==> flow/design.v <==
module mem_registradores(
  input         clk,
  input         w,
  input  [4:0]  dst1,
  input  [4:0]  src1,
  input  [4:0]  src2,
  output [31:0] v1,
  output [31:0] v2,
  input  [31:0] t1);
reg [31:0] memory [31:0];
assign v1 = memory[src1];
assign v2 = memory[src2];
always @(posedge clk) begin
  if (w) begin
    memory[dst1] <= t1;
  end
end
endmodule
module alu(
  input [31:0] v1,
  input [31:0] v2,
  input [4:0]  op,
  output [31:0] alu_out);
reg [31:0] alu_out_reg;
assign alu_out = alu_out_reg;
always @(v1, v2, op) begin
  case(op)
    0: alu_out_reg = v1 + v2;
    1: alu_out_reg = v1 - v2;
    2: alu_out_reg = v1 * v2;
    3: alu_out_reg = v1 << v2;
    4: alu_out_reg = v1 & v2;
    5: alu_out_reg = v1 | v2;
    default: alu_out_reg = 32'd0;
  endcase
end
endmodule
module inst_decoder(
  input [31:0] instruction,
  output b,  
  output w,  
  output [4:0] op,  
  output i,  
  output [4:0] imm,  
  output [4:0] dst1,  
  output [4:0] src1,  
  output [4:0] src2);  
  assign op   = instruction[31:27];
  assign b    = instruction[26];
  assign w    = instruction[25];
  assign i    = instruction[24];
  assign dst1 = instruction[23:19];
  assign src1 = instruction[18:14];
  assign src2 = instruction[13:9];
  assign imm  = instruction[8:4];
endmodule
module processor(
  input clk,
  input rst,
  input [31:0] instruction,
  output [31:0] instruction_addr);
  wire b, w, i;
  wire [4:0] op;
  wire [4:0] imm;
  wire [4:0] dst1;
  wire [4:0] src1;
  wire [4:0] src2;
  wire [31:0] alu_out;
  wire [31:0] t1;
  wire [31:0] v1;
  wire [31:0] v2;
  assign t1 = i ? alu_out : imm;
  reg [31:0] pc;
  assign instruction_addr = pc;
  always @(posedge clk) begin
    if (rst)
      pc <= 0;
    else if (b)
      pc <= pc + t1;
    else
      pc <= pc + 1;
  end
  mem_registradores R(
    clk,
    w,
    dst1,
    src1,
    src2,
    v1,
    v2,
    t1);
  alu A(
    v1,
    v2,
    op,
    alu_out);
  inst_decoder D(
    instruction, 
    b, 
    w, 
    op, 
    i, 
    imm, 
    dst1, 
    src1, 
    src2);
  endmodule
* Reports on processor
What the tools print for processor, step after step.
Line numbers count from 1 in the design file above.
Not given: --
- Design top :: processor
- Clock port :: clk
- Library :: sky130hd
- Timing corner :: tt_025C_1v80

* After elaboration
Yosys after proc, flatten, opt, wreduce and memory -nomap, before mapping. Enables and synchronous resets that opt folds into registers are not counted as muxes. Memory bits, and registers merged into a memory's read port (data or address), are not among the register bits. Print and check cells are not counted. Equal cells are merged and count once.
Yosys's memory passes give these memory sizes; they may raise the number of words (mostly to a power of two), join words into wider ones and drop unused or constant bits.
- Memory bits (read-only) :: 0
- Latch bits :: 0
- Clocked read ports x word width :: 0
- Bits in writable memories :: 1024
- Memories :: 1
- Output and inout port bits :: 32
- Bits in registers :: 32
- Elaborated cells :: 22
** Memories
- R.memory :: depth 32, bits a word 32, rd ports 2, write ports 1, line 10 : reg [31:0] memory [31:0];
- Add/sub/neg operators :: 4
- Multiplexer cells :: 6
- Bitwise operators :: 2
- Reductions and logical operators :: 1
- Divide/modulo/power cells :: 0
- $mul :: 1
- Equal/unequal tests :: 5
- $lt $le $gt $ge :: 0
- Shift-type cells :: 1
** Operators by type and width (count)
- 32-bit by 32-bit multiplier with 32-bit output :: 1
- 32-bit parallel mux with 6-bit select :: 1
- 32-bit 2-to-1 mux :: 3
- 32-bit adder :: 2
- 32-bit by 1-bit adder with 32-bit output with constant B :: 1
- 32-bit subtractor :: 1
- 32-bit bitwise AND :: 1
- 32-bit bitwise OR :: 1
- 32-bit by 32-bit << shifter with 32-bit output :: 1
- 5-bit by 2-bit == test with 1-bit output with constant B :: 2
- 5-bit by 3-bit == test with 1-bit output with constant B :: 2
- 5-bit by 1-bit == test with 1-bit output with constant B :: 1
- 5-bit logical NOT :: 1
- 5-bit 2-to-1 mux :: 1
- 1-bit 2-to-1 mux :: 1

* Longest topological paths
Yosys ltp: most cells in a row. Word level: on the elaborated netlist, between registers, memories and ports. Mapped: between sequential cells and ports; inverters and the memories' decode and read muxes count.
- Depth in word-level cells :: 5
- ABC_AREA :: 0
- Gate-level depth with buffers :: 56
- Mapped depth without buffers :: 45

* Mapped cells and area
Source: synth_stat.txt of the flow (Yosys; design flattened, memories mapped). It holds for the ABC_AREA given above (unset counts as 0); a run with the other value may have another netlist.
The area totals of this step are shown rounded.
- Chip area (Yosys) :: 70300 um^2
- Cells in the netlist :: 5223
- Sequential part of the area :: 31400 um^2
- Mapped flip-flops :: 1056
** Cell types (count)
- sky130_fd_sc_hd__edfxtp_1 :: 1024
- sky130_fd_sc_hd__mux4_2 :: 478
- sky130_fd_sc_hd__fa_1 :: 410
- sky130_fd_sc_hd__mux2i_1 :: 283
- sky130_fd_sc_hd__ha_1 :: 188
- sky130_fd_sc_hd__inv_1 :: 527
- sky130_fd_sc_hd__nand2_1 :: 424
- sky130_fd_sc_hd__nor2_1 :: 348
- sky130_fd_sc_hd__xnor2_1 :: 107
- sky130_fd_sc_hd__a22oi_1 :: 103
- sky130_fd_sc_hd__a21oi_1 :: 135
- sky130_fd_sc_hd__dfxtp_1 :: 32
- sky130_fd_sc_hd__clkbuf_1 :: 168
- sky130_fd_sc_hd__and2_1 :: 93
- sky130_fd_sc_hd__mux2_2 :: 47
- sky130_fd_sc_hd__o21ai_0 :: 85
- sky130_fd_sc_hd__nor2b_1 :: 62
- sky130_fd_sc_hd__nand3_1 :: 75
Other cell types: 62; their cells: 634.
By module: a second synthesis without flattening, with its own total; a netlist apart from the flattened one above.
- Cells (unflattened synthesis) :: 6198
- Area (unflattened synthesis) :: 72600 um^2
Rows give one instance, submodules left out.
** By module
- mem_registradores :: area 48800 um^2, instances 1, sequential area 30700 um^2, cells 3386
- alu :: area 20600 um^2, instances 1, sequential area 0.0 um^2, cells 2408
- processor :: area 3000 um^2, instances 1, sequential area 641 um^2, cells 376
- inst_decoder :: area 210 um^2, instances 1, sequential area 0.0 um^2, cells 28

* Worst setup path after synthesis
Path of least setup slack by OpenSTA after synthesis, without wires, with an ideal clock, recovery checks aside; 20% of the period is set as input and as output delay. Where synthesis merged equal registers, the netlist keeps one of their names.
- Kind :: input to register
- Start point :: in instruction[11]
- End point :: reg pc[31]
- Path delay :: 11.589 ns
- Clock period :: 12.5 ns
- Stages :: 50
- Path slack :: -1.589 ns
- Data arrival time :: 13.961 ns
- Required time :: 12.372 ns
- Buffers on the path :: 7
- Library setup time :: 0.128 ns
- Synthesis period reached :: 14.089 ns
"path delay" is the arrival time less input delay plus setup time.
"stages" counts driving pins, that of a launching flip-flop among them; a cell with two outputs on the path counts twice.
"synthesis period reached" = period - worst setup slack (recovery checks aside). The figure is calculated, with input and output delays left at 20% of the set period.
Between the ends stands the longest chain of elaborated cells between them, by number of cells; it is not shown to be the way that was timed. Of several equally long chains one is given.
Each line given opens the expression or statement behind the cell; cells for indexed reads and writes are added by Yosys, which also makes memories of some case tables.
A memory read counts as a cell of the chain, while the word-level depth stops at memories.
A register here has more assigning lines than the two given.
- Cells stage by stage :: sky130_fd_sc_hd__buf_2 sky130_fd_sc_hd__buf_2 sky130_fd_sc_hd__clkbuf_1 sky130_fd_sc_hd__buf_1 sky130_fd_sc_hd__mux4_2 sky130_fd_sc_hd__mux2i_1 sky130_fd_sc_hd__nor2_1 sky130_fd_sc_hd__a211o_1 sky130_fd_sc_hd__clkbuf_1 sky130_fd_sc_hd__inv_1 sky130_fd_sc_hd__clkbuf_1 sky130_fd_sc_hd__buf_1 sky130_fd_sc_hd__nor2_1 sky130_fd_sc_hd__fa_1 sky130_fd_sc_hd__inv_1 sky130_fd_sc_hd__fa_1 sky130_fd_sc_hd__inv_1 sky130_fd_sc_hd__fa_1 [... 14 more ...] sky130_fd_sc_hd__o21bai_1 sky130_fd_sc_hd__a21oi_1 sky130_fd_sc_hd__o21bai_1 sky130_fd_sc_hd__a21oi_1 sky130_fd_sc_hd__mux2i_1 sky130_fd_sc_hd__a21oi_1 sky130_fd_sc_hd__and2_1 sky130_fd_sc_hd__ha_1 sky130_fd_sc_hd__nor2b_1 sky130_fd_sc_hd__o21ai_0 sky130_fd_sc_hd__nand2b_1 sky130_fd_sc_hd__nor2_1 sky130_fd_sc_hd__o21ai_0 sky130_fd_sc_hd__a21o_1 sky130_fd_sc_hd__a21oi_1 sky130_fd_sc_hd__xnor2_1 sky130_fd_sc_hd__xnor2_1 sky130_fd_sc_hd__nor2_1
- Cells in the longest elaborated chain :: 6
- Elaborated cells between the ends (all ways) :: 11
- Source lines of those cells :: 11
- Those cells by class :: add/sub (3); mul (1); shift (1); mux (3); logic (2); memory (1)
** RTL lines, path after synthesis
- start, declared :: line 60 : input [31:0] instruction,
- memory read 32 x 32 bit :: line 10 : reg [31:0] memory [31:0];
- 32-bit by 32-bit multiplier with 32-bit output :: line 30 : 2: alu_out_reg = v1 * v2;
- 32-bit parallel mux with 6-bit select :: line 27 : case(op)
- 32-bit 2-to-1 mux :: line 72 : assign t1 = i ? alu_out : imm;
- 32-bit adder :: line 79 : pc <= pc + t1;
- 32-bit 2-to-1 mux :: line 78 : else if (b)
- end, assigned :: line 79
- end, assigned :: line 81 : pc <= pc + 1;
- end, declared :: line 73 : reg [31:0] pc;
Some nets on the timed path still bear RTL names; the line given drives or declares the net.
** Nets with RTL names, path after synthesis (line)
- R.t1[23] :: 72

* Path in the finished layout
From the final timing report of flow run 1: the path of least setup slack in the routed layout; clock arrival at registers is part of the times.
- Kind :: input to register
- Start point :: in instruction[14]
- End point :: reg pc[30]
- Clock period :: 12.3 ns
- Path slack :: 0.23 ns
- Required time :: 12.89 ns
- Buffers on the path :: 7
- Stages :: 41
- Library setup time :: 0.14 ns
- Data arrival time :: 12.66 ns
Between the ends stands the longest chain of elaborated cells between them, by number of cells; it is not shown to be the way that was timed. Of several equally long chains one is given.
A memory read counts as a cell of the chain, while the word-level depth stops at memories.
A register here has more assigning lines than the two given.
- Cells stage by stage :: sky130_fd_sc_hd__buf_8 sky130_fd_sc_hd__buf_16 sky130_fd_sc_hd__buf_8 sky130_fd_sc_hd__buf_4 sky130_fd_sc_hd__clkbuf_16 sky130_fd_sc_hd__bufbuf_16 sky130_fd_sc_hd__mux4_2 sky130_fd_sc_hd__a22o_1 sky130_fd_sc_hd__nor2_1 sky130_fd_sc_hd__nand3_1 sky130_fd_sc_hd__nand2_1 sky130_fd_sc_hd__fa_1 sky130_fd_sc_hd__inv_1 sky130_fd_sc_hd__fa_1 sky130_fd_sc_hd__inv_1 sky130_fd_sc_hd__fa_1 sky130_fd_sc_hd__fa_1 sky130_fd_sc_hd__inv_1 [... 5 more ...] sky130_fd_sc_hd__and2_1 sky130_fd_sc_hd__a221o_1 sky130_fd_sc_hd__a31oi_2 sky130_fd_sc_hd__buf_4 sky130_fd_sc_hd__a21oi_1 sky130_fd_sc_hd__a211oi_2 sky130_fd_sc_hd__xnor2_1 sky130_fd_sc_hd__nand2_1 sky130_fd_sc_hd__a31oi_4 sky130_fd_sc_hd__and2_4 sky130_fd_sc_hd__ha_4 sky130_fd_sc_hd__nand3_1 sky130_fd_sc_hd__nor2_1 sky130_fd_sc_hd__nand2_1 sky130_fd_sc_hd__o41ai_2 sky130_fd_sc_hd__a311oi_1 sky130_fd_sc_hd__xor2_1 sky130_fd_sc_hd__nor2_1
- Cells in the longest elaborated chain :: 6
- Elaborated cells between the ends (all ways) :: 11
- Source lines of those cells :: 11
- Those cells by class :: add/sub (3); mul (1); shift (1); mux (3); logic (2); memory (1)
** RTL lines, path after layout
- start, declared :: line 60 : input [31:0] instruction,
- memory read 32 x 32 bit :: line 10 : reg [31:0] memory [31:0];
- 32-bit by 32-bit multiplier with 32-bit output :: line 30 : 2: alu_out_reg = v1 * v2;
- 32-bit parallel mux with 6-bit select :: line 27 : case(op)
- 32-bit 2-to-1 mux :: line 72 : assign t1 = i ? alu_out : imm;
- 32-bit adder :: line 79 : pc <= pc + t1;
- 32-bit 2-to-1 mux :: line 78 : else if (b)
- end, assigned :: line 79
- end, assigned :: line 81 : pc <= pc + 1;
- end, declared :: line 73 : reg [31:0] pc;
Some nets on the timed path still bear RTL names; the line given drives or declares the net.
** Nets with RTL names, path after layout (line)
- R.t1[29] :: 72

Wiki page: processor / flow data

processor through Yosys and OpenROAD on sky130hd: 5 stored runs, unordered, with their settings and measured results. The constraints put input and output delay at 20% of the set period each and load the outputs with 0.01 pF.
By "achieved period" is meant the clock period of the run minus its worst setup slack. This is arithmetic on one report: input and output delays are still those of the set period (20% each).
The measured numbers are rounded.

** Flow run 1
- Settings :: CORE_UTILIZATION=27; PLACE_DENSITY=0.6; period_ns=12.3; CAP_MARGIN=20; CORE_MARGIN=2; SLEW_MARGIN=20
- Worst setup slack after layout :: 0.232 ns
- Area inside the die boundary :: 264000 um^2
- Final design utilization :: 0.331
- Post-route setup TNS :: 0.000 ns
- Achieved period :: 12.068 ns
- Netlist area reported by Yosys :: 70300 um^2
- Standard-cell area after layout :: 85800 um^2

** Flow run 2
- Settings :: CAP_MARGIN=0; CELL_PAD_IN_SITES_GLOBAL_PLACEMENT=3; CORE_ASPECT_RATIO=0.62; CORE_MARGIN=4; CORE_UTILIZATION=58; CTS_CLUSTER_DIAMETER=313; CTS_CLUSTER_SIZE=90; PLACE_DENSITY_LB_ADDON=0.19; SETUP_SLACK_MARGIN=-0.81; period_ns=8.59; SLEW_MARGIN=20
- Outcome :: unfinished; error FLW-0024 in placement

** Flow run 3
- Settings :: CAP_MARGIN=10; CELL_PAD_IN_SITES_GLOBAL_PLACEMENT=1; CORE_UTILIZATION=57; CTS_CLUSTER_SIZE=44; MAX_ROUTING_LAYER=met5; period_ns=18.2; CORE_MARGIN=2; SLEW_MARGIN=20
- Worst setup slack after layout :: 2.40 ns
- Area inside the die boundary :: 126000 um^2
- Final design utilization :: 0.631
- Post-route setup TNS :: 0.000 ns
- Achieved period :: 15.799 ns
- Netlist area reported by Yosys :: 70300 um^2
- Standard-cell area after layout :: 77000 um^2

** Flow run 4
- Settings :: CORE_UTILIZATION=40; PLACE_DENSITY=0.6; period_ns=12.3; CAP_MARGIN=20; CORE_MARGIN=2; SLEW_MARGIN=20
- Worst setup slack after layout :: 0.369 ns
- Area inside the die boundary :: 179000 um^2
- Final design utilization :: 0.486
- Post-route setup TNS :: 0.000 ns
- Achieved period :: 11.931 ns
- Netlist area reported by Yosys :: 70300 um^2
- Standard-cell area after layout :: 84700 um^2

** Flow run 5
- Settings :: CAP_MARGIN=0; CORE_ASPECT_RATIO=0.68; CORE_UTILIZATION=40; CTS_CLUSTER_DIAMETER=124; GPL_TIMING_DRIVEN=0; HOLD_SLACK_MARGIN=0.27; MAX_ROUTING_LAYER=met5; PLACE_DENSITY=0.6; SLEW_MARGIN=0; period_ns=12.5; CORE_MARGIN=2
- Worst setup slack after layout :: -0.576 ns
- Area inside the die boundary :: 179000 um^2
- Final design utilization :: 0.485
- Post-route setup TNS :: -3.24 ns
- Achieved period :: 13.076 ns
- Netlist area reported by Yosys :: 70300 um^2
- Standard-cell area after layout :: 84400 um^2
